==> flow/design.v <==
module top (
    input clk,                   
    input mode,                  
    input song,                  
    input plus,                  
    input minus,                 
    input rst,                   
    input set,                   
    input refer,                 
    input player1,               
    input player2,               
    output reg [8:0] rope,       
    output reg [1:0] sel,        
    output reg [1:0] ledr,       
    output reg [1:0] ledg,       
    output reg [1:0] ledb,       
    output reg [3:0] ledop,      
    output reg [7:0] segdata1,   
    output reg [7:0] segdata0,   
    output reg [7:0] seg,        
    output reg [7:0] sel8,       
    output reg ledplayer1,       
    output reg ledplayer2,       
    output reg buzzer,           
    output reg round_indicator_1, 
    output reg round_indicator_2 
);
wire playsong;                   
wire song_pulse;                 
wire mode_pulse;                 
wire plus_pulse;                 
wire minus_pulse;                
wire set_pulse;                  
wire refer_pulse;                
wire player1_pulse;              
wire player2_pulse;              
wire [1:0] led_slowgreen;        
wire [3:0] led_midyellow;        
wire [1:0] led_fastred;          
wire [8:0] led_rope_afk1;        
wire [1:0] led_win_afk1;         
wire [1:0] led_test_afk1;        
wire [8:0] led_rope_afk2;        
wire [1:0] led_win_afk2;         
wire [1:0] led_test_afk2;        
reg gameoverflag;                    
reg win1;                        
reg win2;                        
reg draw;                        
reg winflag_1;                   
reg winflag_2;                   
reg buzzerflag;                  
reg [1:0] modereg;               
reg [3:0] cycle;                 
reg [2:0] scan;                  
reg [3:0] score1;                
reg [3:0] score2;                
reg [3:0] win;                   
reg [3:0] now_round_reg1;        
reg [3:0] now_round_reg0;        
reg [7:0] secreg;                
reg [3:0] secreg1;               
reg [3:0] secreg0;               
reg [7:0] sec;                   
reg [3:0] sec1;                  
reg [3:0] sec0;                  
reg [4:0] now_round;             
reg [1:0] cntdownsec;            
reg [1:0] buzzer_gameover_1;     
reg [3:0] buzzer_gameover_8;     
reg [3:0] next_state;            
reg [3:0] current_state;         
reg [63:0] dispseg;              
reg [23:0] flick_cnt_1Hz;        
reg [23:0] flick_cnt_2Hz;        
reg [22:0] flick_cnt_4Hz_1;      
reg [22:0] flick_cnt_4Hz_2;      
reg [22:0] flick_cnt_4_33Hz;     
reg [23:0] buzzer_cnt_1Hz;       
reg [22:0] buzzer_cnt_4Hz;       
reg [25:0] buzzer_cnt_0_5Hz;     
reg [23:0] countdown_1Hz;        
reg [23:0] win_cnt_2Hz;          
parameter init              = 4'd0;
parameter time_set          = 4'd1;
parameter round_set         = 4'd2;
parameter finish_setting    = 4'd3;
parameter counting_down     = 4'd4;
parameter gaming            = 4'd5;
parameter check             = 4'd6;
parameter gameover          = 4'd7;
debounce mode_debounce (                               
    .clk (clk),
    .rst (rst),
    .key (mode),
    .key_pulse (mode_pulse)
);
debounce song_debounce (                               
    .clk (clk),
    .rst (rst),
    .key (song),
    .key_pulse (song_pulse)
);
debounce sec_plus_debounce (                               
    .clk (clk),
    .rst (rst),
    .key (plus),
    .key_pulse (plus_pulse)
);
debounce sec_minus_debounce (                               
    .clk (clk),
    .rst (rst),
    .key (minus),
    .key_pulse (minus_pulse)
);
debounce set_debounce (                               
    .clk (clk),
    .rst (rst),
    .key (set),
    .key_pulse (set_pulse)
);
debounce refer_debounce (                               
    .clk (clk),
    .rst (rst),
    .key (refer),
    .key_pulse (refer_pulse)
);
debounce player1_debounce (                               
    .clk (clk),
    .rst (rst),
    .key (player1),
    .key_pulse (player1_pulse)
);
debounce player2_debounce (                               
    .clk (clk),
    .rst (rst),
    .key (player2),
    .key_pulse (player2_pulse)
);
breath_led_slow greenslow (
    .clk(clk),
    .rst(rst),
    .ledslow1(led_slowgreen[0]),
    .ledslow2(led_slowgreen[1])
);
breath_led_mid yellowmid (
    .clk(clk),
    .rst(rst),
    .ledmid11(led_midyellow[0]),
    .ledmid12(led_midyellow[1]),
    .ledmid21(led_midyellow[2]),
    .ledmid22(led_midyellow[3])
);
breath_led_fast redfast (
    .clk(clk),
    .rst(rst),
    .ledfast1(led_fastred[0]),
    .ledfast2(led_fastred[1])
);
breath_led_afk1 afk1(
    .clk(clk),
    .rst(rst),
    .ledafkrope(led_rope_afk1),
    .ledafk1(led_win_afk1[0]),
    .ledafk2(led_win_afk1[1]),
    .ledafk3(led_test_afk1[0]),
    .ledafk4(led_test_afk1[1])
);
breath_led_afk2 afk2(
    .clk(clk),
    .rst(rst),
    .ledafkrope(led_rope_afk2),
    .ledafk1(led_win_afk2[0]),
    .ledafk2(led_win_afk2[1]),
    .ledafk3(led_test_afk2[0]),
    .ledafk4(led_test_afk2[1])
);
playsongs bgm(
    .clk(clk),
    .rst(gameoverflag),
    .song(song_pulse),
    .buzzer(playsong)
);
always @(posedge clk or negedge rst)
begin
    if(!rst)
    begin
        ledop[1] <= 0;
        current_state <= init;
    end
    else
    begin
        current_state <= next_state;
        ledop[1] <= 1;
    end
end
always @(posedge clk)
begin
    case(current_state)
    init:   next_state <= time_set;
    time_set:
    begin
        if(set_pulse)
        next_state <= round_set;
    end
    round_set:
    begin
        if(set_pulse)
        next_state <= finish_setting;
    end
    finish_setting:
    begin
        if(refer_pulse)
        next_state <= counting_down;
    end
    counting_down:
    begin
        if(cntdownsec == 0)
        next_state <= gaming;
    end
    gaming:
    begin
        if(secreg > 0)
        begin
            if(rope[0] || rope[8])
            next_state <= check;
        end
        else
        next_state<= check;
    end
    check:
    begin
        if((score1 == win)|| (score2 == win))
        next_state <= gameover;
        else
        begin
            if(refer_pulse)
            next_state <= counting_down;
        end
    end
    gameover:
    begin
        next_state <= gameover;
    end
    endcase
end
always @(posedge clk)
begin
    case(current_state)
    init:
    begin
        score1  <= 0;
        score2  <= 0;
        win1    <= 0;
        win2    <= 0;
        now_round<=1;
        draw    <= 0;
    end
    gaming:
    begin
        if      (rope[0])   begin win1 <= 1; win2 <= 0; end
        else if (rope[8])   begin win1 <= 0; win2 <= 1; end
        else if ((rope[0]||rope[1]||rope[2]||rope[3])&&(secreg == 0)) begin win1 <= 1; win2 <= 0; end
        else if ((rope[5]||rope[6]||rope[7]||rope[8])&&(secreg == 0)) begin win1 <= 0; win2 <= 1; end
        else if (rope[4]&&(secreg == 0)) begin draw <= 1; end
    end
    check:
    begin
        if      (win1)  begin score1 <= score1 + 1; now_round <= now_round + 1; win1 <= 0; end
        else if (win2)  begin score2 <= score2 + 1; now_round <= now_round + 1; win2 <= 0; end
        else if (draw)  begin now_round <= now_round + 1; draw <= 0; end
    end
    default:
    begin
        win1 <= 0;
        win2 <= 0;
    end
    endcase
end
always @(posedge clk)
begin
    case(current_state)
    init:
    begin
        ledr    <= 2'b00;
        ledg    <= 2'b11;
        ledb    <= 2'b11;
    end
    time_set:
    begin
    if(set_pulse)  
    begin
        ledr[1] <= 1;
        ledg[1] <= 0;
    end
    end
    round_set:
    begin
    if(set_pulse)  
    begin
        ledr[0] <= 1;
        ledg[0] <= 0;
    end  
    end
    finish_setting:
    begin
        if(refer_pulse)
        begin
            ledr <= 2'b11;
            ledg <= 2'b11;
            ledb <= 2'b11;
            flick_cnt_4Hz_1 <= 0;
        end
    end
    counting_down:
    begin
        if(flick_cnt_4Hz_1 >= 3_000)
        begin
            ledr <= ~ledr;
            ledg <= ~ledg;
            ledb <= ~ledb;
            flick_cnt_4Hz_1 <= 0;
        end
        else flick_cnt_4Hz_1 <= flick_cnt_4Hz_1 + 1;
        if(cntdownsec == 0)
        begin
            ledr <= 2'b11;
            ledg <= 2'b11;
            ledb <= 2'b11;
        end
    end
    gaming:
    begin
        if(rope[4])
        begin
            ledg[0] <= led_slowgreen[0];
            ledg[1] <= led_slowgreen[1];
            ledr[1] <= 1;
            ledr[0] <= 1;
        end
        else if(rope[2]||rope[3]||rope[5]||rope[6])
        begin
            ledg[0] <= led_midyellow[0];
            ledr[0] <= led_midyellow[1];
            ledg[1] <= led_midyellow[2];
            ledr[1] <= led_midyellow[3];
        end
        else if(rope[0]||rope[1]||rope[7]||rope[8])
        begin
            ledg[0] <= 1;
            ledg[1] <= 1;
            ledr[0] <= led_fastred[0];
            ledr[1] <= led_fastred[1];
        end
    end
    default:
    begin
        ledr    <= 2'b11;
        ledg    <= 2'b11;
        ledb    <= 2'b11;
        flick_cnt_4Hz_1 <= 0;
    end
    endcase
end
always @(posedge clk)
begin
    case(current_state)
    init:
    begin
        sec     <= 5;
        win     <= 1;
    end
    time_set:
    begin
        if(plus_pulse)  
        begin
            if (sec >= 95)
            sec <= 5;
            else
            sec <= sec + 5;
        end
        if(minus_pulse)  
        begin
            if (sec <= 5)
            sec <= 95;
            else
            sec <= sec - 5;
        end
    end
    round_set:
    begin
        if(plus_pulse)  
        begin
            if(win == 9) win <= 1;
            else win <= win + 1;
        end
        if(minus_pulse)  
        begin
            if(win == 1) win <= 9;
            else win <= win - 1;
        end
    end
    default: begin win <= win; end
    endcase
end
always @(posedge clk)
begin
    case(current_state)
    init:
    begin
        ledop[3] <= 1;
        ledop[2] <= 1;
        ledop[0] <= 1;
    end
    time_set:
    begin
        if(set) ledop[0] <= 1;
        else    ledop[0] <= 0;
        if(plus)ledop[2] <= 1;
        else    ledop[2] <= 0;
        if(minus)ledop[3] <= 1;
        else    ledop[3] <= 0;
    end
    round_set:
    begin
        if(set) ledop[0] <= 1;
        else    ledop[0] <= 0;
        if(plus)ledop[2] <= 1;
        else    ledop[2] <= 0;
        if(minus)ledop[3] <= 1;
        else    ledop[3] <= 0;
    end
    default:
    begin
        ledop[3] <= 1;
        ledop[2] <= 1;
        ledop[0] <= 1;
    end
    endcase
end
always @(posedge clk)
begin
    case(current_state)
    counting_down:
    begin
        if(flick_cnt_1Hz >= 12_000)
        begin
            cntdownsec <= cntdownsec - 1;
            flick_cnt_1Hz <= 0;
        end
        else flick_cnt_1Hz <= flick_cnt_1Hz + 1;
    end
    default:
    begin
        flick_cnt_1Hz <= 0;
        cntdownsec <= 3;
    end
    endcase
end
always @(posedge clk)
begin
    case(current_state)
    init: countdown_1Hz <= 0;
    counting_down:
    begin
        secreg <= sec;
    end
    gaming:
    begin
        if(countdown_1Hz >= 12_000)
        begin
            countdown_1Hz <= 0;
            secreg <= secreg - 1;
        end
        else countdown_1Hz <= countdown_1Hz + 1;
    end
    check:
    begin
        if(rope[0]||rope[8])    secreg <= secreg;
        if(secreg == 0)         secreg <= secreg;
    end
    endcase
end
always @(posedge clk)
begin
    if(current_state == init)
    begin
        sec1    <= 0;
        sec0    <= 0;
        secreg1 <= 0;
        secreg0 <= 0;
        now_round_reg1 <= 0;
        now_round_reg0 <= 0;
    end
    sec0 <= sec % 10;
    sec1 <= sec / 10;
    secreg0 <= secreg % 10;
    secreg1 <= secreg / 10;
    now_round_reg0 <= now_round % 10;
    now_round_reg1 <= now_round / 10;
end
always @(posedge clk)
begin
    case(current_state)
    init:
    begin
        sel <= 2'b11;
        flick_cnt_2Hz <= 0;
    end
    time_set:
    begin
        if(flick_cnt_2Hz>=6_000)
        begin
            sel <= ~sel;
            flick_cnt_2Hz <= 0;
        end
        else flick_cnt_2Hz <= flick_cnt_2Hz + 1;
    end
    round_set:
    begin
    sel[0] <= 1;
    if(flick_cnt_2Hz>=6_000)
        begin
            sel[1] <= ~sel[1];
            flick_cnt_2Hz <= 0;
        end
    else flick_cnt_2Hz <= flick_cnt_2Hz + 1;
    end
    finish_setting: sel <= 2'b00;
    counting_down: sel <= 2'b10;
    gaming: sel <= 2'b00;
    endcase
end
always @(posedge clk)
begin
    case(current_state)
    init: dispseg <= 64'h0;
    time_set:
    begin
    case(sec0)
        0: segdata0 <= 8'h3f;
        5: segdata0 <= 8'h6d;
    endcase
    case(sec1)
        0: segdata1 <= 8'h3f;
        1: segdata1 <= 8'h06;
        2: segdata1 <= 8'h5b;
        3: segdata1 <= 8'h4f;
        4: segdata1 <= 8'h66;
        5: segdata1 <= 8'h6d;
        6: segdata1 <= 8'h7d;
        7: segdata1 <= 8'h07;
        8: segdata1 <= 8'h7f;
        9: segdata1 <= 8'h6f;
    endcase
    end
    round_set:
    begin
    case(win)
        1: segdata1 <= 8'h06;
        2: segdata1 <= 8'h5b;
        3: segdata1 <= 8'h4f;
        4: segdata1 <= 8'h66;
        5: segdata1 <= 8'h6d;
        6: segdata1 <= 8'h7d;
        7: segdata1 <= 8'h07;
        8: segdata1 <= 8'h7f;
        9: segdata1 <= 8'h6f;
    endcase
    end
    finish_setting:
    begin
    case(sec0)
        0: segdata0 <= 8'h3f;
        5: segdata0 <= 8'h6d;
    endcase
    case(sec1)
        0: segdata1 <= 8'h3f;
        1: segdata1 <= 8'h06;
        2: segdata1 <= 8'h5b;
        3: segdata1 <= 8'h4f;
        4: segdata1 <= 8'h66;
        5: segdata1 <= 8'h6d;
        6: segdata1 <= 8'h7d;
        7: segdata1 <= 8'h07;
        8: segdata1 <= 8'h7f;
        9: segdata1 <= 8'h6f;
    endcase
    case(win)
    1:
    begin
        dispseg[63:56] <= 8'h06;     
        dispseg[55:48] <= 8'h40;     
        dispseg[47:40] <= 8'h3f;     
        dispseg[39:32] <= 8'h3f;     
        dispseg[31:24] <= 8'h3f;     
        dispseg[23:16] <= 8'h40;     
        dispseg[15:8]  <= 8'h40;     
        dispseg[7:0]   <= 8'h3f;     
    end
    2:
    begin
        dispseg[63:56] <= 8'h5b;     
        dispseg[55:48] <= 8'h40;     
        dispseg[47:40] <= 8'h3f;     
        dispseg[39:32] <= 8'h3f;     
        dispseg[31:24] <= 8'h3f;     
        dispseg[23:16] <= 8'h40;     
        dispseg[15:8]  <= 8'h40;     
        dispseg[7:0]   <= 8'h3f;     
    end
    3:
    begin
        dispseg[63:56] <= 8'h4f;     
        dispseg[55:48] <= 8'h40;     
        dispseg[47:40] <= 8'h3f;     
        dispseg[39:32] <= 8'h3f;     
        dispseg[31:24] <= 8'h3f;     
        dispseg[23:16] <= 8'h40;     
        dispseg[15:8]  <= 8'h40;     
        dispseg[7:0]   <= 8'h3f;     
    end
    4:
    begin
        dispseg[63:56] <= 8'h66;     
        dispseg[55:48] <= 8'h40;     
        dispseg[47:40] <= 8'h3f;     
        dispseg[39:32] <= 8'h3f;     
        dispseg[31:24] <= 8'h3f;     
        dispseg[23:16] <= 8'h40;     
        dispseg[15:8]  <= 8'h40;     
        dispseg[7:0]   <= 8'h3f;     
    end
    5:
    begin
        dispseg[63:56] <= 8'h6d;     
        dispseg[55:48] <= 8'h40;     
        dispseg[47:40] <= 8'h3f;     
        dispseg[39:32] <= 8'h3f;     
        dispseg[31:24] <= 8'h3f;     
        dispseg[23:16] <= 8'h40;     
        dispseg[15:8]  <= 8'h40;     
        dispseg[7:0]   <= 8'h3f;     
    end
    6:
    begin
        dispseg[63:56] <= 8'h7d;     
        dispseg[55:48] <= 8'h40;     
        dispseg[47:40] <= 8'h3f;     
        dispseg[39:32] <= 8'h3f;     
        dispseg[31:24] <= 8'h3f;     
        dispseg[23:16] <= 8'h40;     
        dispseg[15:8]  <= 8'h40;     
        dispseg[7:0]   <= 8'h3f;     
    end
    7:
    begin
        dispseg[63:56] <= 8'h07;     
        dispseg[55:48] <= 8'h40;     
        dispseg[47:40] <= 8'h3f;     
        dispseg[39:32] <= 8'h3f;     
        dispseg[31:24] <= 8'h3f;     
        dispseg[23:16] <= 8'h40;     
        dispseg[15:8]  <= 8'h40;     
        dispseg[7:0]   <= 8'h3f;     
    end
    8:
    begin
        dispseg[63:56] <= 8'h7f;     
        dispseg[55:48] <= 8'h40;     
        dispseg[47:40] <= 8'h3f;     
        dispseg[39:32] <= 8'h3f;     
        dispseg[31:24] <= 8'h3f;     
        dispseg[23:16] <= 8'h40;     
        dispseg[15:8]  <= 8'h40;     
        dispseg[7:0]   <= 8'h3f;     
    end
    9:
    begin
        dispseg[63:56] <= 8'h6f;     
        dispseg[55:48] <= 8'h40;     
        dispseg[47:40] <= 8'h3f;     
        dispseg[39:32] <= 8'h3f;     
        dispseg[31:24] <= 8'h3f;     
        dispseg[23:16] <= 8'h40;     
        dispseg[15:8]  <= 8'h40;     
        dispseg[7:0]   <= 8'h3f;     
    end
    endcase
    end
    counting_down:
    begin
    case(now_round_reg1)
        0: dispseg[47:40] <=8'h3f;
        1: dispseg[47:40] <=8'h06;
        2: dispseg[47:40] <=8'h5b;
        3: dispseg[47:40] <=8'h4f;
        4: dispseg[47:40] <=8'h66;
        5: dispseg[47:40] <=8'h6d;
        6: dispseg[47:40] <=8'h7d;
        7: dispseg[47:40] <=8'h07;
        8: dispseg[47:40] <=8'h7f;
        9: dispseg[47:40] <=8'h6f;
    endcase
    case(now_round_reg0)
        0: dispseg[39:32] <=8'h3f;
        1: dispseg[39:32] <=8'h06;
        2: dispseg[39:32] <=8'h5b;
        3: dispseg[39:32] <=8'h4f;
        4: dispseg[39:32] <=8'h66;
        5: dispseg[39:32] <=8'h6d;
        6: dispseg[39:32] <=8'h7d;
        7: dispseg[39:32] <=8'h07;
        8: dispseg[39:32] <=8'h7f;
        9: dispseg[39:32] <=8'h6f;
    endcase
    case(cntdownsec)   
        3: segdata0 <= 8'h4f;
        2: segdata0 <= 8'h5b;
        1: segdata0 <= 8'h06;
        0: segdata0 <= 8'h3f;
    endcase
    end
    gaming:
    begin
    case(secreg0)
        0: segdata0 <= 8'h3f;
        1: segdata0 <= 8'h06;
        2: segdata0 <= 8'h5b;
        3: segdata0 <= 8'h4f;
        4: segdata0 <= 8'h66;
        5: segdata0 <= 8'h6d;
        6: segdata0 <= 8'h7d;
        7: segdata0 <= 8'h07;
        8: segdata0 <= 8'h7f;
        9: segdata0 <= 8'h6f;
    endcase
    case(secreg1)
        0: segdata1 <= 8'h3f;
        1: segdata1 <= 8'h06;
        2: segdata1 <= 8'h5b;
        3: segdata1 <= 8'h4f;
        4: segdata1 <= 8'h66;
        5: segdata1 <= 8'h6d;
        6: segdata1 <= 8'h7d;
        7: segdata1 <= 8'h07;
        8: segdata1 <= 8'h7f;
        9: segdata1 <= 8'h6f;
    endcase
    end
    check:
    begin
    case(score1)
        0: dispseg[31:24] <= 8'h3f;
        1: dispseg[31:24] <= 8'h06;
        2: dispseg[31:24] <= 8'h5b;
        3: dispseg[31:24] <= 8'h4f;
        4: dispseg[31:24] <= 8'h66;
        5: dispseg[31:24] <= 8'h6d;
        6: dispseg[31:24] <= 8'h7d;
        7: dispseg[31:24] <= 8'h07;
        8: dispseg[31:24] <= 8'h7f;
        9: dispseg[31:24] <= 8'h6f;
    endcase
    case(score2)
        0: dispseg[7 : 0] <= 8'h3f;
        1: dispseg[7 : 0] <= 8'h06;
        2: dispseg[7 : 0] <= 8'h5b;
        3: dispseg[7 : 0] <= 8'h4f;
        4: dispseg[7 : 0] <= 8'h66;
        5: dispseg[7 : 0] <= 8'h6d;
        6: dispseg[7 : 0] <= 8'h7d;
        7: dispseg[7 : 0] <= 8'h07;
        8: dispseg[7 : 0] <= 8'h7f;
        9: dispseg[7 : 0] <= 8'h6f;
    endcase
    end
    gameover:
    begin
    if(score1 == win)
    begin
        dispseg[63:56] <= 8'h7d;
        dispseg[55:48] <= 8'h7d;
        dispseg[47:40] <= 8'h7d;
        dispseg[39:32] <= 8'h7d;
        dispseg[31:24] <= 8'h38;
        dispseg[23:16] <= 8'h3f;
        dispseg[15:8]  <= 8'h6d;
        dispseg[7:0]   <= 8'h79;
    end
    if(score2 == win)
    begin
        dispseg[63:56] <= 8'h38;
        dispseg[55:48] <= 8'h3f;
        dispseg[47:40] <= 8'h6d;
        dispseg[39:32] <= 8'h79;
        dispseg[31:24] <= 8'h7d;
        dispseg[23:16] <= 8'h7d;
        dispseg[15:8]  <= 8'h7d;
        dispseg[7:0]   <= 8'h7d;
    end
    end
    endcase
end
always @(posedge clk)
begin
    if(current_state >= finish_setting)
    begin
        scan <= scan + 1;
        case(scan)
        3'd0: begin sel8 <= 8'b1111_1110; seg <= dispseg[7:0]; end
        3'd1: begin sel8 <= 8'b1111_1101; seg <= dispseg[15:8]; end
        3'd2: begin sel8 <= 8'b1111_1011; seg <= dispseg[23:16]; end
        3'd3: begin sel8 <= 8'b1111_0111; seg <= dispseg[31:24]; end
        3'd4: begin sel8 <= 8'b1110_1111; seg <= dispseg[39:32]; end
        3'd5: begin sel8 <= 8'b1101_1111; seg <= dispseg[47:40]; end
        3'd6: begin sel8 <= 8'b1011_1111; seg <= dispseg[55:48]; end
        3'd7: begin sel8 <= 8'b0111_1111; seg <= dispseg[63:56]; end
        endcase
    end
    else sel8 <= 8'b1111_1111;
    if(current_state == init)
    begin
        scan <= 0;
        seg  <= 8'h00;
    end
end
always @(posedge clk)
begin
    case(current_state)
    init:
    begin
        flick_cnt_4_33Hz <= 0;
        cycle <= 1;
        winflag_2 <= 0;
        flick_cnt_4Hz_2 <= 0;
        rope <= 9'b0000_0_0000;
    end
    time_set:
    begin
        if      (modereg == 2'b00) rope <= led_rope_afk1;
        else if (modereg == 2'b01)
        begin
            rope[8:5] <= led_rope_afk2[8:5];
            rope[3:0] <= led_rope_afk2[3:0];
            rope[4] <= led_rope_afk2[4];
        end
        else if (modereg == 2'b10) rope <= 9'b1111_1_1111;
        else if (modereg == 2'b11) rope <= 9'b0000_0_0000;
    end
    round_set:
    begin
        if      (modereg == 2'b00) rope <= led_rope_afk1;
        else if (modereg == 2'b01)
        begin
            rope[8:5] <= led_rope_afk2[8:5];
            rope[3:0] <= led_rope_afk2[3:0];
            rope[4] <= led_rope_afk2[4];
        end
        else if (modereg == 2'b10) rope <= 9'b1111_1_1111;
        else if (modereg == 2'b11) rope <= 9'b0000_0_0000;
    end
    finish_setting: rope <= 9'b0000_0_0000;
    counting_down:
    begin
        if (flick_cnt_4_33Hz >= 2_769)
        begin
            cycle <= cycle + 1;
            flick_cnt_4_33Hz <= 0;
        end
        else flick_cnt_4_33Hz <= flick_cnt_4_33Hz + 1;
        case(cycle)
            1: rope <= 9'b1000_0_0001;
            2: rope <= 9'b0100_0_0010;
            3: rope <= 9'b0010_0_0100;
            4: rope <= 9'b0001_0_1000;
            5: rope <= 9'b0000_1_0000;
            6: rope <= 9'b0001_0_1000;
            7: rope <= 9'b0010_0_0100;
            8: rope <= 9'b0100_0_0010;
            9: rope <= 9'b1000_0_0001;
            10:rope <= 9'b0100_0_0010;
            11:rope <= 9'b0010_0_0100;
            12:rope <= 9'b0001_0_1000;
            13:rope <= 9'b0000_1_0000;
        endcase
    end
    gaming:
    begin
        if(player1_pulse) rope <= {rope[7:0],rope[8]};
        if(player2_pulse) rope <= {rope[0],rope[8:1]};
    end
    check:
    begin
        if((score1==win || score2==win )) winflag_2 <= 1;
        rope <= rope;
        flick_cnt_4_33Hz <= 0;
        cycle <= 1;
    end
    gameover:
    begin
        if((score1==win || score2==win ) && (winflag_2 == 1))
        begin
            rope <= 9'b0101_0_1010;
            winflag_2 <= 0;
        end
        if(flick_cnt_4Hz_2 >= 3_000)
        begin
            rope <= ~rope;
            flick_cnt_4Hz_2 <= 0;
        end
        else flick_cnt_4Hz_2 <= flick_cnt_4Hz_2 + 1;
    end
    default:
    begin
        flick_cnt_4_33Hz <= 0;
        cycle <= 1;
    end
    endcase
end
always @(posedge clk)
begin
    case(current_state)
    time_set:
    begin
        if(set_pulse||plus_pulse||minus_pulse||buzzerflag)
        begin
            if(buzzer_cnt_4Hz <= 1_500)
            begin
                buzzerflag <= 1;
                buzzer <= 1;
                buzzer_cnt_4Hz <= buzzer_cnt_4Hz + 1;
            end
            else
            begin
                buzzerflag <= 0;
                buzzer <= 0;
                buzzer_cnt_4Hz <= 0;
            end
        end
    end
    round_set:
    begin
        if(plus_pulse||minus_pulse||buzzerflag)
        begin
            if(buzzer_cnt_4Hz <= 1_500)
            begin
                buzzerflag <= 1;
                buzzer <= 1;
                buzzer_cnt_4Hz <= buzzer_cnt_4Hz + 1;
            end
            else
            begin
                buzzerflag <= 0;
                buzzer <= 0;
                buzzer_cnt_4Hz <= 0;
            end
        end
        if(set_pulse) buzzerflag <= 1;
    end
    finish_setting:
    begin
        if(buzzer_cnt_4Hz <= 1_500 && buzzerflag == 1)
        begin
            buzzerflag <= 1;
            buzzer <= 1;
            buzzer_cnt_4Hz <= buzzer_cnt_4Hz + 1;
        end
        else
        begin
            buzzerflag <= 0;
            buzzer <= 0;
            buzzer_cnt_4Hz <= 0;
        end
    end
    counting_down:
    begin
        if(buzzer_cnt_1Hz >= 6_000)
        begin
            buzzer <= ~buzzer;
            buzzer_cnt_1Hz <= 0;
        end
        else buzzer_cnt_1Hz <= buzzer_cnt_1Hz + 1;
    end
    check:
    begin
        if((score1==win || score2==win )) winflag_1 <= 1;
        if(buzzer_cnt_4Hz >= 1_500 && buzzer_gameover_8 < 8)
        begin
            buzzer <= ~buzzer;
            buzzer_cnt_4Hz <= 0;
            buzzer_gameover_8 <= buzzer_gameover_8 + 1;
        end
        else buzzer_cnt_4Hz <= buzzer_cnt_4Hz + 1;
    end
    gameover:
    begin
        if((score1==win || score2==win ) && (winflag_1 == 1))
        begin
            buzzer <= ~buzzer;
            winflag_1 <= 0;
        end
        if(buzzer_cnt_0_5Hz >= 24_000 && buzzer_gameover_1 < 1)
        begin
            buzzer <= ~buzzer;
            buzzer_cnt_0_5Hz <= 0;
            gameoverflag <= 1;
            buzzer_gameover_1 <= buzzer_gameover_1 + 1;
        end
        else buzzer_cnt_0_5Hz <= buzzer_cnt_0_5Hz + 1;
        if(buzzer_gameover_1 == 1)  buzzer <= playsong;
    end
    default:
    begin
        buzzer <= 0;
        buzzer_gameover_8 <= 0;
        buzzer_gameover_1 <= 0;
        buzzer_cnt_4Hz <= 0;
        buzzer_cnt_0_5Hz <= 0;
        winflag_1 <= 0;
        buzzerflag <= 0;
        gameoverflag <= 0;
    end 
    endcase
    if(current_state == init) buzzer_cnt_1Hz <= 0;
end
always @(posedge clk) 
begin
    case(current_state)
    time_set:
    begin
        if(modereg == 2'b00)
        begin
            ledplayer1 <= led_win_afk1[0];  
            ledplayer2 <= led_win_afk1[1];
        end
        else if(modereg == 2'b01)
        begin
            ledplayer1 <= led_win_afk2[0];  
            ledplayer2 <= led_win_afk2[1];
        end
        else if(modereg == 2'b10)
        begin
            ledplayer1 <= 1;  
            ledplayer2 <= 1;
        end
        else if(modereg == 2'b11)
        begin
            ledplayer1 <= 0;  
            ledplayer2 <= 0;
        end
    end
    round_set:
    begin
        if(modereg == 2'b00)
        begin
            ledplayer1 <= led_win_afk1[0];  
            ledplayer2 <= led_win_afk1[1];
        end
        else if(modereg == 2'b01)
        begin
            ledplayer1 <= led_win_afk2[0];  
            ledplayer2 <= led_win_afk2[1];
        end
        else if(modereg == 2'b10)
        begin
            ledplayer1 <= 1;  
            ledplayer2 <= 1;
        end
        else if(modereg == 2'b11)
        begin
            ledplayer1 <= 0;  
            ledplayer2 <= 0;
        end
    end
    check:
    begin
        if(win_cnt_2Hz >= 3_000)
        begin
            win_cnt_2Hz <= 0;
            if(rope[0]||rope[1]||rope[2]||rope[3])
            ledplayer1 <= ~ledplayer1;
            if(rope[5]||rope[6]||rope[7]||rope[8])
            ledplayer2 <= ~ledplayer2;
        end
        else win_cnt_2Hz <= win_cnt_2Hz + 1;
    end
    gameover:
    begin
        if(win_cnt_2Hz >= 3_000)
        begin
            win_cnt_2Hz <= 0;
            if(score1 == win)
            ledplayer1 <= ~ledplayer1;
            if(score2 == win)
            ledplayer2 <= ~ledplayer2;
        end
        else win_cnt_2Hz <= win_cnt_2Hz + 1;
    end
    default:
    begin
        ledplayer1 <= 0;
        ledplayer2 <= 0;
        win_cnt_2Hz <= 0;
    end
    endcase
end
always @(posedge clk)
begin
    case(current_state)
    time_set:
    begin
        if(modereg == 2'b00)
        begin
            round_indicator_1 <= led_test_afk1[0];
            round_indicator_2 <= led_test_afk1[1];
        end
        else if(modereg == 2'b01)
        begin
            round_indicator_1 <= led_test_afk2[0];
            round_indicator_2 <= led_test_afk2[1];
        end
        else if(modereg == 2'b10)
        begin
            round_indicator_1 <= 1;
            round_indicator_2 <= 1;
        end
        else if(modereg == 2'b11)
        begin
            round_indicator_1 <= 0;
            round_indicator_2 <= 0;
        end
    end
    round_set:
    begin
        if(modereg == 2'b00)
        begin
            round_indicator_1 <= led_test_afk1[0];
            round_indicator_2 <= led_test_afk1[1];
        end
        else if(modereg == 2'b01)
        begin
            round_indicator_1 <= led_test_afk2[0];
            round_indicator_2 <= led_test_afk2[1];
        end
        else if(modereg == 2'b10)
        begin
            round_indicator_1 <= 1;
            round_indicator_2 <= 1;
        end
        else if(modereg == 2'b11)
        begin
            round_indicator_1 <= 0;
            round_indicator_2 <= 0;
        end
    end
    default:
    begin
        round_indicator_1 <= 0;
        round_indicator_2 <= 0;
    end
    endcase
end
always @(posedge clk or negedge rst)
begin
    if(!rst) modereg <= 2'b00;
    else if(mode_pulse) modereg <= modereg + 1;
end
endmodule
module debounce (clk,rst,key,key_pulse);
parameter       N  =  1;                       
input             clk;
input             rst;
input 	[N-1:0]   key;                         
output  [N-1:0]   key_pulse;                   
reg     [N-1:0]   key_rst_pre;                 
reg     [N-1:0]   key_rst;                     
wire    [N-1:0]   key_edge;                    
always @(posedge clk or negedge rst)
begin
    if (!rst) begin
        key_rst <= {N{1'b1}};                 
        key_rst_pre <= {N{1'b1}};
    end
    else begin
        key_rst <= key;                      
        key_rst_pre <= key_rst;              
    end    
end
assign key_edge = key_rst_pre & (~key_rst); 
reg	[7:0]	  cnt;                        
always @(posedge clk or negedge rst)
begin
    if(!rst)
        cnt <= 8'h0;
    else if(key_edge)
        cnt <= 8'h0;
    else
        cnt <= cnt + 1'h1;
end  
reg     [N-1:0]   key_sec_pre;                 
reg     [N-1:0]   key_sec;                    
always @(posedge clk or negedge rst)
begin
    if (!rst) 
        key_sec <= {N{1'b1}};                
    else if (cnt==8'hff)
        key_sec <= key;  
end
always @(posedge clk or negedge rst)
begin
    if (!rst)
        key_sec_pre <= {N{1'b1}};
    else                   
        key_sec_pre <= key_sec;             
end      
assign key_pulse = key_sec_pre & (~key_sec);     
endmodule
module breath_led_slow(clk,rst,ledslow1,ledslow2);
input clk;             	 
input rst;             	 
output reg ledslow1;     
output reg ledslow2;
reg [24:0] cnt1;       	 
reg [24:0] cnt2;       	 
reg flag;              	 
parameter   CNT_NUM = 40;	 
always@(posedge clk or negedge rst) begin 
	if(!rst) begin
		cnt1<=13'd0;
		end 
	else begin
		if(cnt1>=CNT_NUM-1) 
			cnt1<=1'b0;
		else 
			cnt1<=cnt1+1'b1; 
		end
	end
always@(posedge clk or negedge rst) begin 
	if(!rst) begin
		cnt2<=13'd0;
		flag<=1'b0;
	end 
	else begin
		if(cnt1==CNT_NUM-1) begin	 
			if(!flag) begin       	 
				if(cnt2>=CNT_NUM-1)	 
					flag<=1'b1;
				else
					cnt2<=cnt2+1'b1;
			end 
			else begin           	 
				if(cnt2<=0)          
					flag<=1'b0;
				else 
					cnt2<=cnt2-1'b1;
			end
		end
	else cnt2<=cnt2;   	 
	ledslow1 <= (cnt1<cnt2)?1'b0:1'b1;
	ledslow2 <= (cnt2<cnt1)?1'b0:1'b1;
	end
end
endmodule
module breath_led_mid(clk,rst,ledmid11,ledmid12,ledmid21,ledmid22);
input clk;             	 
input rst;             	 
output reg ledmid11;     
output reg ledmid12;
output reg ledmid21;
output reg ledmid22;
reg [24:0] cnt1;       	 
reg [24:0] cnt2;       	 
reg flag;              	 
parameter   CNT_NUM = 24;	 
always@(posedge clk or negedge rst) begin 
	if(!rst) begin
		cnt1<=13'd0;
		end 
	else begin
		if(cnt1>=CNT_NUM-1) 
			cnt1<=1'b0;
		else 
			cnt1<=cnt1+1'b1; 
		end
	end
always@(posedge clk or negedge rst) begin 
	if(!rst) begin
		cnt2<=13'd0;
		flag<=1'b0;
	end 
	else begin
		if(cnt1==CNT_NUM-1) begin	 
			if(!flag) begin       	 
				if(cnt2>=CNT_NUM-1)	 
					flag<=1'b1;
				else
					cnt2<=cnt2+1'b1;
			end 
			else begin           	 
				if(cnt2<=0)          
					flag<=1'b0;
				else 
					cnt2<=cnt2-1'b1;
			end
		end
	else cnt2<=cnt2;   	 
	ledmid11 <= (cnt1<cnt2)?1'b0:1'b1;
	ledmid12 <= ledmid11;
	ledmid21 <= (cnt2<cnt1)?1'b0:1'b1;
	ledmid22 <= ledmid21;
	end
end
endmodule
module breath_led_fast(clk,rst,ledfast1,ledfast2);
input clk;             	 
input rst;             	 
output reg ledfast1;     
output reg ledfast2;
reg [24:0] cnt1;       	 
reg [24:0] cnt2;       	 
reg flag;              	 
parameter   CNT_NUM = 15;	 
always@(posedge clk or negedge rst) begin 
	if(!rst) begin
		cnt1<=13'd0;
		end 
	else begin
		if(cnt1>=CNT_NUM-1) 
			cnt1<=1'b0;
		else 
			cnt1<=cnt1+1'b1; 
		end
	end
always@(posedge clk or negedge rst) begin 
	if(!rst) begin
		cnt2<=13'd0;
		flag<=1'b0;
	end 
	else begin
		if(cnt1==CNT_NUM-1) begin	 
			if(!flag) begin       	 
				if(cnt2>=CNT_NUM-1)	 
					flag<=1'b1;
				else
					cnt2<=cnt2+1'b1;
			end 
			else begin           	 
				if(cnt2<=0)          
					flag<=1'b0;
				else 
					cnt2<=cnt2-1'b1;
			end
		end
	else cnt2<=cnt2;   	 
	ledfast1 <= (cnt1<cnt2)?1'b0:1'b1;
	ledfast2 <= (cnt2<cnt1)?1'b0:1'b1;
	end
end
endmodule
module breath_led_afk1(clk,rst,ledafkrope,ledafk1,ledafk2,ledafk3,ledafk4);
input clk;             	 
input rst;             	 
output reg [8:0] ledafkrope;     
output reg ledafk1;
output reg ledafk2;
output reg ledafk3;
output reg ledafk4;
reg [24:0] cnt1;       	 
reg [24:0] cnt2;       	 
reg flag;              	 
parameter   CNT_NUM = 40;	 
always@(posedge clk or negedge rst) begin 
	if(!rst) begin
		cnt1<=13'd0;
		end 
	else begin
		if(cnt1>=CNT_NUM-1) 
			cnt1<=1'b0;
		else 
			cnt1<=cnt1+1'b1; 
		end
	end
always@(posedge clk or negedge rst) begin 
	if(!rst) begin
		cnt2<=13'd0;
		flag<=1'b0;
	end 
	else begin
		if(cnt1==CNT_NUM-1) begin	 
			if(!flag) begin       	 
				if(cnt2>=CNT_NUM-1)	 
					flag<=1'b1;
				else
					cnt2<=cnt2+1'b1;
			end 
			else begin           	 
				if(cnt2<=0)          
					flag<=1'b0;
				else 
					cnt2<=cnt2-1'b1;
			end
		end
	else cnt2<=cnt2;   	 
	ledafkrope[8] <= (cnt1<cnt2)?1'b0:1'b1;
	ledafkrope[7] <= (cnt1<cnt2)?1'b0:1'b1;
	ledafkrope[6] <= (cnt1<cnt2)?1'b0:1'b1;
	ledafkrope[5] <= (cnt1<cnt2)?1'b0:1'b1;
	ledafkrope[4] <= (cnt1<cnt2)?1'b0:1'b1;
	ledafkrope[3] <= (cnt1<cnt2)?1'b0:1'b1;
	ledafkrope[2] <= (cnt1<cnt2)?1'b0:1'b1;
	ledafkrope[1] <= (cnt1<cnt2)?1'b0:1'b1;
	ledafkrope[0] <= (cnt1<cnt2)?1'b0:1'b1;
	ledafk1 <= (cnt1<cnt2)?1'b0:1'b1;
	ledafk2 <= (cnt1<cnt2)?1'b0:1'b1;
	ledafk3 <= (cnt1<cnt2)?1'b0:1'b1;
	ledafk4 <= (cnt1<cnt2)?1'b0:1'b1;
	end
end
endmodule
module breath_led_afk2(clk,rst,ledafkrope,ledafk1,ledafk2,ledafk3,ledafk4);
input clk;             	 
input rst;             	 
output reg [8:0] ledafkrope;     
output reg ledafk1;
output reg ledafk2;
output reg ledafk3;
output reg ledafk4;
reg [24:0] cnt1;       	 
reg [24:0] cnt2;       	 
reg flag;              	 
parameter   CNT_NUM = 40;	 
always@(posedge clk or negedge rst) begin 
	if(!rst) begin
		cnt1<=13'd0;
		end 
	else begin
		if(cnt1>=CNT_NUM-1) 
			cnt1<=1'b0;
		else 
			cnt1<=cnt1+1'b1; 
		end
	end
always@(posedge clk or negedge rst) begin 
	if(!rst) begin
		cnt2<=13'd0;
		flag<=1'b0;
	end 
	else begin
		if(cnt1==CNT_NUM-1) begin	 
			if(!flag) begin       	 
				if(cnt2>=CNT_NUM-1)	 
					flag<=1'b1;
				else
					cnt2<=cnt2+1'b1;
			end 
			else begin           	 
				if(cnt2<=0)          
					flag<=1'b0;
				else 
					cnt2<=cnt2-1'b1;
			end
		end
	else cnt2<=cnt2;   	 
	ledafkrope[8] <= (cnt1<cnt2)?1'b0:1'b1;
	ledafkrope[7] <= (cnt1<cnt2)?1'b0:1'b1;
	ledafkrope[6] <= (cnt1<cnt2)?1'b0:1'b1;
	ledafkrope[5] <= (cnt1<cnt2)?1'b0:1'b1;
	ledafkrope[4] <= (cnt1>cnt2)?1'b0:1'b1;
	ledafkrope[3] <= (cnt1<cnt2)?1'b0:1'b1;
	ledafkrope[2] <= (cnt1<cnt2)?1'b0:1'b1;
	ledafkrope[1] <= (cnt1<cnt2)?1'b0:1'b1;
	ledafkrope[0] <= (cnt1<cnt2)?1'b0:1'b1;
	ledafk1 <= (cnt1>cnt2)?1'b0:1'b1;
	ledafk2 <= (cnt1>cnt2)?1'b0:1'b1;
	ledafk3 <= (cnt1>cnt2)?1'b0:1'b1;
	ledafk4 <= (cnt1>cnt2)?1'b0:1'b1;
	end
end
endmodule
module playsongs(
    input clk,
    input rst,
    input song,
    output reg buzzer
);
parameter   N_sil= 440,  
            N_do = 458,  
            N_re = 408,  
            N_mi = 364,  
            N_fa = 343,  
            N_so = 306,  
            N_la = 272,  
            N_si = 243,  
            stoptime= 11,
            dotime  = 13,
            retime  = 14,
            mitime  = 16,
            fatime  = 17,
            sotime  = 19,
            latime  = 22,
            sitime  = 24;
reg [16:0]	cnt0;	     
reg [10:0]	cnt1;	     
reg	[6 :0]	cnt2;	     
reg	[16:0]	pre_set;	 
wire[16:0]	pre_div;	 
reg	[10:0]	cishu;	     
wire[10:0]	cishu_div;	 
reg [1: 0]  flag;	     
reg	[6 :0]	YINFU;	     
always @(posedge clk or negedge rst)
begin
    if(!rst)        flag <= 2'b00;
    else if(song)   flag <= flag + 1;
end
always @(posedge clk or negedge rst)
begin
    if(!rst)                YINFU <= 66;
    else if(flag == 2'b00)  YINFU <= 66;
    else if(flag == 2'b01)  YINFU <= 48;
    else if(flag == 2'b10)  YINFU <= 36;
    else                    YINFU <= 1;
end
always @(posedge clk or negedge rst)
begin
    if(!rst)                    cnt0 <= 0;
    else if(flag == 2'b11)      cnt0 <= 0;
    else if(song)               cnt0 <= 0;
    else
    begin
        if(cnt0 == pre_set - 1) cnt0 <= 0;
        else                    cnt0 <= cnt0 + 1;
    end
end
always @(posedge clk or negedge rst)
begin
    if(!rst)                    cnt1 <= 0;
    else if(flag == 2'b11)      cnt1 <= 0;
    else if(song)               cnt1 <= 0;
    else
    begin
        if(cnt0 == pre_set - 1)
        begin
            if(cnt1 == cishu)   cnt1 <= 0;
            else                cnt1 <= cnt1 + 1;
        end
    end
end
always @(posedge clk or negedge rst)
begin
    if(!rst)                        cnt2 <= 0;
    else if(flag == 2'b11)          cnt2 <= 0;
    else if(song)                   cnt2 <= 0;
    else
    begin
        if(cnt1 == cishu && cnt0 == pre_set - 1)
        begin
            if(cnt2 == YINFU - 1)   cnt2 <= 0;
            else                    cnt2 <= cnt2 + 1;
        end
    end
end
always @(*)
begin
    case(pre_set)
        N_sil:cishu<= stoptime;
        N_do:cishu <= dotime;
        N_re:cishu <= retime;
        N_mi:cishu <= mitime;
        N_fa:cishu <= fatime;
        N_so:cishu <= sotime;
        N_la:cishu <= latime;
        N_si:cishu <= sitime;
        default:cishu <= stoptime;
    endcase
end
always @(*)
begin
    if(flag == 2'b00)
    begin
        case(cnt2)	 
            0 : pre_set <= N_mi;
            1 : pre_set <= N_mi;
            2 : pre_set <= N_fa;
            3 : pre_set <= N_so;
            4 : pre_set <= N_so;
            5 : pre_set <= N_fa;
            6 : pre_set <= N_mi;
            7 : pre_set <= N_re;
            8 : pre_set <= N_do;
            9 : pre_set <= N_do;
            10: pre_set <= N_re;
            11: pre_set <= N_mi;            
            12: pre_set <= N_mi;
            13: pre_set <= N_re;
            14: pre_set <= N_re;
            15: pre_set <= N_sil;
            16: pre_set <= N_mi;
            17: pre_set <= N_mi;
            18: pre_set <= N_fa;
            19: pre_set <= N_so;
            20: pre_set <= N_so;
            21: pre_set <= N_fa;
            22: pre_set <= N_mi;
            23: pre_set <= N_re;
            24: pre_set <= N_do;
            25: pre_set <= N_do;
            26: pre_set <= N_re;
            27: pre_set <= N_mi;
            28: pre_set <= N_re;
            29: pre_set <= N_do;
            30: pre_set <= N_do;
            31: pre_set <= N_sil;
            32: pre_set <= N_re;
            33: pre_set <= N_re;
            34: pre_set <= N_mi;
            35: pre_set <= N_do;
            36: pre_set <= N_re;
            37: pre_set <= N_mi;
            38: pre_set <= N_fa;
            39: pre_set <= N_mi;
            40: pre_set <= N_do;
            41: pre_set <= N_re;
            42: pre_set <= N_mi;
            43: pre_set <= N_fa;
            44: pre_set <= N_mi;
            45: pre_set <= N_re;
            46: pre_set <= N_do;
            47: pre_set <= N_re;
            48: pre_set <= N_so;
            49: pre_set <= N_sil;
            50: pre_set <= N_mi;
            51: pre_set <= N_mi;
            52: pre_set <= N_fa;
            53: pre_set <= N_so;
            54: pre_set <= N_so;
            55: pre_set <= N_fa;
            56: pre_set <= N_mi;
            57: pre_set <= N_re;
            58: pre_set <= N_do;
            59: pre_set <= N_do;
            60: pre_set <= N_re;
            61: pre_set <= N_mi;
            62: pre_set <= N_re;
            63: pre_set <= N_do;
            64: pre_set <= N_do;
            65: pre_set <= N_sil;
            default: pre_set <= N_sil;
        endcase
    end
    else if (flag == 2'b01)
    begin
        case(cnt2)	 
            0 : pre_set <= N_do;
            1 : pre_set <= N_do;
            2 : pre_set <= N_so;
            3 : pre_set <= N_so;
            4 : pre_set <= N_la;
            5 : pre_set <= N_la;
            6 : pre_set <= N_so;
            7 : pre_set <= N_sil;
            8 : pre_set <= N_fa;
            9 : pre_set <= N_fa;
            10: pre_set <= N_mi;
            11: pre_set <= N_mi;
            12: pre_set <= N_re;
            13: pre_set <= N_re;
            14: pre_set <= N_do;
            15: pre_set <= N_sil;
            16: pre_set <= N_so;
            17: pre_set <= N_so;
            18: pre_set <= N_fa;
            19: pre_set <= N_fa;
            20: pre_set <= N_mi;
            21: pre_set <= N_mi;
            22: pre_set <= N_re;
            23: pre_set <= N_sil;
            24: pre_set <= N_so;
            25: pre_set <= N_so;
            26: pre_set <= N_fa;
            27: pre_set <= N_fa;
            28: pre_set <= N_mi;
            29: pre_set <= N_mi;
            30: pre_set <= N_re;
            31: pre_set <= N_sil;
            32: pre_set <= N_do;
            33: pre_set <= N_do;
            34: pre_set <= N_so;
            35: pre_set <= N_so;
            36: pre_set <= N_la;
            37: pre_set <= N_la;
            38: pre_set <= N_so;
            39: pre_set <= N_sil;
            40: pre_set <= N_fa;
            41: pre_set <= N_fa;
            42: pre_set <= N_mi;
            43: pre_set <= N_mi;
            44: pre_set <= N_re;
            45: pre_set <= N_re;
            46: pre_set <= N_do;
            47: pre_set <= N_sil;
            default: pre_set <= N_sil;
        endcase
    end
    else if (flag == 2'b10)
    begin
        case(cnt2)	 
            0 : pre_set <= N_do;
            1 : pre_set <= N_re;
            2 : pre_set <= N_mi;
            3 : pre_set <= N_do;
            4 : pre_set <= N_do;
            5 : pre_set <= N_re;
            6 : pre_set <= N_mi;
            7 : pre_set <= N_do;
            8 : pre_set <= N_mi;
            9 : pre_set <= N_fa;
            10: pre_set <= N_so;
            11: pre_set <= N_sil;
            12: pre_set <= N_mi;
            13: pre_set <= N_fa;
            14: pre_set <= N_so;
            15: pre_set <= N_sil;
            16: pre_set <= N_so;
            17: pre_set <= N_la;
            18: pre_set <= N_so;
            19: pre_set <= N_fa;
            20: pre_set <= N_mi;
            21: pre_set <= N_do;
            22: pre_set <= N_so;
            23: pre_set <= N_la;
            24: pre_set <= N_so;
            25: pre_set <= N_fa;
            26: pre_set <= N_mi;
            27: pre_set <= N_do;
            28: pre_set <= N_re;
            29: pre_set <= N_so;
            30: pre_set <= N_do;
            31: pre_set <= N_sil;
            32: pre_set <= N_re;
            33: pre_set <= N_so;
            34: pre_set <= N_do;
            35: pre_set <= N_sil;
            default: pre_set <= N_sil;
        endcase
    end
    else    pre_set <= N_sil;
end
assign pre_div = pre_set / 2;
assign cishu_div = cishu * 4 / 5;
always @(posedge clk or negedge rst)
begin
    if(!rst)                    buzzer <= 0;
    else if(pre_set != N_sil)
    begin
        if(cnt1 < cishu_div)
        begin
            if(cnt0 < pre_div)  buzzer <= 0;
            else                buzzer <= 1;
        end
        else                    buzzer <= 0;
    end
    else                        buzzer <= 0;
end
endmodule
Step by step through the tools: top
What the tools print for top, step after step. Line numbers count from 1 in the design file above. Operators: Yosys type, input widths -> output width; for muxes data width and select width s. Library cell names are shortened. The mark -- stands for no value.

Top module: top. Clock port: clk. Standard-cell library: sky130hd. Library corner: tt_025C_1v80.

Elaborated design
Source: Yosys, flattened and elaborated, memories not mapped. Widths are those after wreduce. Registers that Yosys merges into a memory's read port (data or address) are not register bits. Print and check cells do not count. Memory sizes are those after Yosys's memory passes, which may raise the word count (mostly to a power of two), join words into wider ones and drop unused or constant bits.

Add/subtract/negate cells: 53. For divide/modulo/power cells the number is 7. Order comparisons: 43. Equal/unequal tests: 203. The figure for muxes and demuxes is 283. For bitwise operators the number is 52. Reduce/logical cells: 127.

Operators with widths (count): $pmux 8 s10 (7); $mux 25 (20); $div 8x4->32 const B (2); $mod 8x4->32 const B (2); $add 25x1->25 const B (10); $mux 8 (28); $mux 23 (9); $lt 25x25->1 (8); $eq 4x3->1 const B (41); $pmux 8 s4 (5); $ge 25x6->1 const B (6); $pmux 24 s2 (3); $pmux 8 s3 (6); $mux 17 (8); $div 5x4->32 const B (1); $mod 5x4->32 const B (1); $pmux 8 s8 (2); $sub 25x1->25 const B (5); $le 25x1->1 const B (5); $add 24x1->24 const B (5); $mux 4 (30); $pmux 23 s5 (1); $eq 17x9->1 const B (6); $mux 1 (102); $div 13x3->32 const B (1); $mux 24 (4); $add 23x1->23 const B (4); $pmux 23 s2 (2).

Not listed: further kinds 112, cells in them 444.

Under register bits after elaboration stands 861. Under bits in read-only memories stands 2048. Memories kept: 3. For output and inout port bits the number is 58.

Memory list: (name not given) (depth 128, bits a word 8, rd ports 1, wr ports 0, line 1582) `case(cnt2)`; (name not given) (depth 64, bits a word 8, rd ports 1, wr ports 0, line 1654) `case(cnt2)`; (name not given) (depth 64, bits a word 8, rd ports 1, wr ports 0, line 1708) `case(cnt2)`.

Depth
Longest topological path by Yosys (ltp), each cell counted once; first at word level (registers and memories cut), then after technology mapping (sequential cells cut; the memories' decode and read muxes count).

The figure for word-level depth is 11. The entry for ABC_AREA reads 0. Mapped depth: 32.

After synthesis
The flow's flattened synthesis, as Yosys stat reports it; memories are mapped. The netlist is that of the ABC_AREA named above (0 if unset); the other value can give another one.

The entry for cells in the netlist reads 4893. Synthesis area: 47384.2 µm². Flip-flops: 824. The entry for buffer cells reads 176.

Cell types (count): edfxtp_1 (328); dfrtp_1 (368); ha_1 (368); nor2_1 (514); dfxtp_1 (95); xnor2_1 (213); o21ai_0 (297); nand2_1 (370); a21oi_1 (267); xor2_1 (153); inv_1 (287); nand3_1 (187); dfstp_2 (33); nor4_1 (95); a21o_1 (78); nor2b_1 (92); clkbuf_1 (142); nor3_1 (101).

Other cell types: 74; their cells: 905. By module: a second synthesis without flattening, with its own total; a netlist apart from the flattened one above.

For cells (unflattened synthesis) the number is 5338. Under area (unflattened synthesis) stands 50542.2 µm².

Rows give one instance, submodules left out.

Modules: top (instances 1, cells 2209, area 22004.9 µm², seq. area 11616.1 µm²); playsongs (instances 1, cells 680, area 5337.6 µm², seq. area 1077.3 µm²); breath_led_afk2 (instances 1, cells 437, area 3953.8 µm², seq. area 1336.3 µm²); debounce (instances 8, cells 43, area 490.5 µm², seq. area 305.3 µm²); breath_led_mid (instances 1, cells 422, area 3901.2 µm², seq. area 1396.3 µm²); breath_led_slow (instances 1, cells 425, area 3842.4 µm², seq. area 1336.3 µm²); breath_led_fast (instances 1, cells 397, area 3803.6 µm², seq. area 1336.3 µm²); breath_led_afk1 (instances 1, cells 424, area 3774.9 µm², seq. area 1306.3 µm²).

Worst setup path after synthesis
Source: OpenSTA report_checks on the synthesized netlist (no wires, ideal clock, input and output delay 20% of the period each), path of least setup slack; recovery checks are left aside. Register names are those of the netlist, which keeps one name where synthesis merged equal registers.

Path type: reg2reg. From: register bgm.cnt2[0]. To: register bgm.buzzer. Under period stands 10000 ps. Under arrival time stands 6302 ps. Required time: 9935 ps. For setup slack the number is 3633 ps. Delay of the path: 6367 ps. Under stages on the path stands 31. The figure for buffers on the path is 3. The entry for synthesis period reached reads 6367 ps.

"delay of the path" = arrival - input delay + setup time. "stages on the path" counts driving pins, that of a launching flip-flop among them; a cell with two outputs on the path counts twice. "synthesis period reached" is the clock period less the worst setup slack; recovery checks do not enter. This is arithmetic on one report: input and output delays are still those of the set period (20% each). The rows between start and end are the longest chain of elaborated cells between them; the timing report does not say that the signal goes this way. Where chains are equally long, one stands for them. A line is the first line of the expression or statement that the cell stems from. Yosys adds cells for indexed reads and writes and turns some case tables into memories. The chain passes a memory read, where the word-level depth is cut; so it can be longer than that depth. A register here has more assigning lines than the two given.

Cell sequence: dfrtp_1 clkbuf_1 clkbuf_1 inv_1 ha_1 clkbuf_1 a2111oi_0 o21ai_0 a311oi_1 inv_1 ha_1 mux2_2 and4_1 a21oi_1 inv_1 nand2_1 ha_1 nor3_1 a41oi_1 a21o_1 nand2_1 ha_1 o21a_1 o22ai_1 a211oi_1 ha_1 a21o_1 a21oi_1 o211ai_1 a41oi_1 o211a_1. Cells in the longest elaborated chain: 11. The entry for elaborated cells between the ends (all ways) reads 23. Those cells by class: 1 x div; 2 x compare; 8 x eq/ne; 9 x mux; 3 x memory.

Ends and longest elaborated chain, post-synthesis: start, declared (line 1505) `reg [6 :0] cnt2;`; start, assigned (line 1552) `if(!rst)                        cnt2 <= 0;`; start, assigned (line 1560) `else                    cnt2 <= cnt2 + 1;`; $mem_v2 64x8 (line 1708) `case(cnt2)`; $mux 17 (line 1708); $mux 17 (line 1706) `else if (flag == 2'b10)`; $mux 17 (line 1652) `else if (flag == 2'b01)`; $mux 17 (line 1580) `if(flag == 2'b00)`; $eq 17x8->1 (line 1566) `case(pre_set)`; $pmux 5 s7 (line 1566); $div 13x3->32 (line 1751) `assign cishu_div = cishu * 4 / 5;`; $lt 11x11->1 (line 1757) `if(cnt1 < cishu_div)`; $mux 1 (line 1757); $mux 1 (line 1755) `else if(pre_set != N_sil)`; end, assigned (line 1754) `if(!rst)                    buzzer <= 0;`; end, assigned (line 1759) `if(cnt0 < pre_div)  buzzer <= 0;`; end, declared (line 1485) `output reg buzzer`.

Path in the finished layout
From the final timing report of flow run 1: the path of least setup slack in the routed layout; clock arrival at registers is part of the times. The path's times are printed in steps of 10 ps; the period is the one set.

Path type: reg2reg. From: register bgm.cnt2[1]. To: register bgm.buzzer. Under period stands 5990 ps. Under arrival time stands 5980 ps. Required time: 6630 ps. For setup slack the number is 650 ps. Under stages on the path stands 28. The figure for buffers on the path is 2.

The rows between start and end are the longest chain of elaborated cells between them; the timing report does not say that the signal goes this way. Where chains are equally long, one stands for them. The chain passes a memory read, where the word-level depth is cut; so it can be longer than that depth. A register here has more assigning lines than the two given.

Cell sequence: dfrtp_2 inv_6 ha_4 buf_4 nor4bb_1 a221oi_1 o2111ai_1 o41ai_4 buf_4 mux2_4 and4_4 a21oi_4 inv_2 nand2_2 ha_4 a41oi_2 a21o_1 nand2_2 ha_4 o21a_1 o22ai_2 a211oi_2 ha_1 a21o_1 a21oi_2 o211ai_1 a41oi_2 o211a_1. Cells in the longest elaborated chain: 11. The entry for elaborated cells between the ends (all ways) reads 23. Those cells by class: 1 x div; 2 x compare; 8 x eq/ne; 9 x mux; 3 x memory.

Ends and longest elaborated chain, after layout: start, declared (line 1505) `reg [6 :0] cnt2;`; start, assigned (line 1552) `if(!rst)                        cnt2 <= 0;`; start, assigned (line 1560) `else                    cnt2 <= cnt2 + 1;`; $mem_v2 64x8 (line 1708) `case(cnt2)`; $mux 17 (line 1708); $mux 17 (line 1706) `else if (flag == 2'b10)`; $mux 17 (line 1652) `else if (flag == 2'b01)`; $mux 17 (line 1580) `if(flag == 2'b00)`; $eq 17x8->1 (line 1566) `case(pre_set)`; $pmux 5 s7 (line 1566); $div 13x3->32 (line 1751) `assign cishu_div = cishu * 4 / 5;`; $lt 11x11->1 (line 1757) `if(cnt1 < cishu_div)`; $mux 1 (line 1757); $mux 1 (line 1755) `else if(pre_set != N_sil)`; end, assigned (line 1754) `if(!rst)                    buzzer <= 0;`; end, assigned (line 1759) `if(cnt0 < pre_div)  buzzer <= 0;`; end, declared (line 1485) `output reg buzzer`.

Ticket comment

Below are 6 stored runs of the flow (Yosys, OpenROAD; platform sky130hd) on top, each with its settings and what was measured, unordered. Constraints: input delay and output delay 20% of the set period each, output load 0.01 pF. "power" is the tool's figure for a default switching activity; nothing was simulated.

Flow run 1 has these settings: CORE_ASPECT_RATIO 0.66; CORE_UTILIZATION 27; GPL_ROUTABILITY_DRIVEN 0; MIN_ROUTING_LAYER met1; PLACE_DENSITY_LB_ADDON 0.12; SETUP_SLACK_MARGIN 0.78; SLEW_MARGIN 40; period_ns 5.99; CAP_MARGIN 20; CORE_MARGIN 2. For the smallest setup slack the run shows 647 ps. The setup total negative slack is 0 ps. The die footprint reads 178937.0 µm². The power stands at 19838 uW. The mapped cell area after synthesis is 47384.2 µm². The standard-cell area of the final layout comes to 55732.2 µm².

Flow run 2 has these settings: CORE_UTILIZATION 40; PLACE_DENSITY 0.6; period_ns 5.01; CAP_MARGIN 20; CORE_MARGIN 2; SLEW_MARGIN 20. For the smallest setup slack the run shows -207 ps. The setup total negative slack is -207 ps. The die footprint reads 121229.0 µm². The power stands at 22932 uW. The mapped cell area after synthesis is 47384.2 µm². The standard-cell area of the final layout comes to 55149.1 µm².

Flow run 3 has these settings: CELL_PAD_IN_SITES_DETAIL_PLACEMENT 2; CORE_UTILIZATION 40; CTS_CLUSTER_DIAMETER 231; CTS_CLUSTER_SIZE 32; GPL_ROUTABILITY_DRIVEN 0; GPL_TIMING_DRIVEN 0; MAX_ROUTING_LAYER met5; PLACE_DENSITY_LB_ADDON 0.1; period_ns 10.0; CAP_MARGIN 20; CORE_MARGIN 2; SLEW_MARGIN 20. For the smallest setup slack the run shows 1677 ps. The setup total negative slack is 0 ps. The die footprint reads 121229.0 µm². The power stands at 10087 uW. The mapped cell area after synthesis is 47384.2 µm². The standard-cell area of the final layout comes to 51912.3 µm².

Flow run 4 has these settings: CORE_UTILIZATION 66; CTS_CLUSTER_SIZE 54; GPL_ROUTABILITY_DRIVEN 0; PLACE_DENSITY_LB_ADDON 0.02; SLEW_MARGIN 0; period_ns 8.73; CAP_MARGIN 20; CORE_MARGIN 2. For the smallest setup slack the run shows 1618 ps. The setup total negative slack is 0 ps. The die footprint reads 73954.1 µm². The power stands at 12791 uW. The mapped cell area after synthesis is 47384.2 µm². The standard-cell area of the final layout comes to 52392.7 µm².

Flow run 5 has these settings: CELL_PAD_IN_SITES_DETAIL_PLACEMENT 2; CELL_PAD_IN_SITES_GLOBAL_PLACEMENT 1; CORE_MARGIN 3; CORE_UTILIZATION 40; CTS_CLUSTER_DIAMETER 231; CTS_CLUSTER_SIZE 32; GPL_ROUTABILITY_DRIVEN 0; GPL_TIMING_DRIVEN 0; MAX_ROUTING_LAYER met4; MIN_ROUTING_LAYER met2; PLACE_DENSITY_LB_ADDON 0.1; SETUP_SLACK_MARGIN 1.5; period_ns 10.0; CAP_MARGIN 20; SLEW_MARGIN 20. For the smallest setup slack the run shows 2059 ps. The setup total negative slack is 0 ps. The die footprint reads 122626.0 µm². The power stands at 10236 uW. The mapped cell area after synthesis is 47384.2 µm². The standard-cell area of the final layout comes to 51941.1 µm².

Flow run 6 has these settings: CAP_MARGIN 0; CORE_ASPECT_RATIO 1.18; CORE_MARGIN 8; CORE_UTILIZATION 19; CTS_CLUSTER_DIAMETER 351; CTS_CLUSTER_SIZE 58; GPL_TIMING_DRIVEN 0; HOLD_SLACK_MARGIN 0.03; MIN_ROUTING_LAYER met1; SETUP_SLACK_MARGIN -0.52; period_ns 10.4; SLEW_MARGIN 20. For the smallest setup slack the run shows 2296 ps. The setup total negative slack is 0 ps. The die footprint reads 265681.0 µm². The power stands at 9217 uW. The mapped cell area after synthesis is 47384.2 µm². The standard-cell area of the final layout comes to 53780.3 µm².
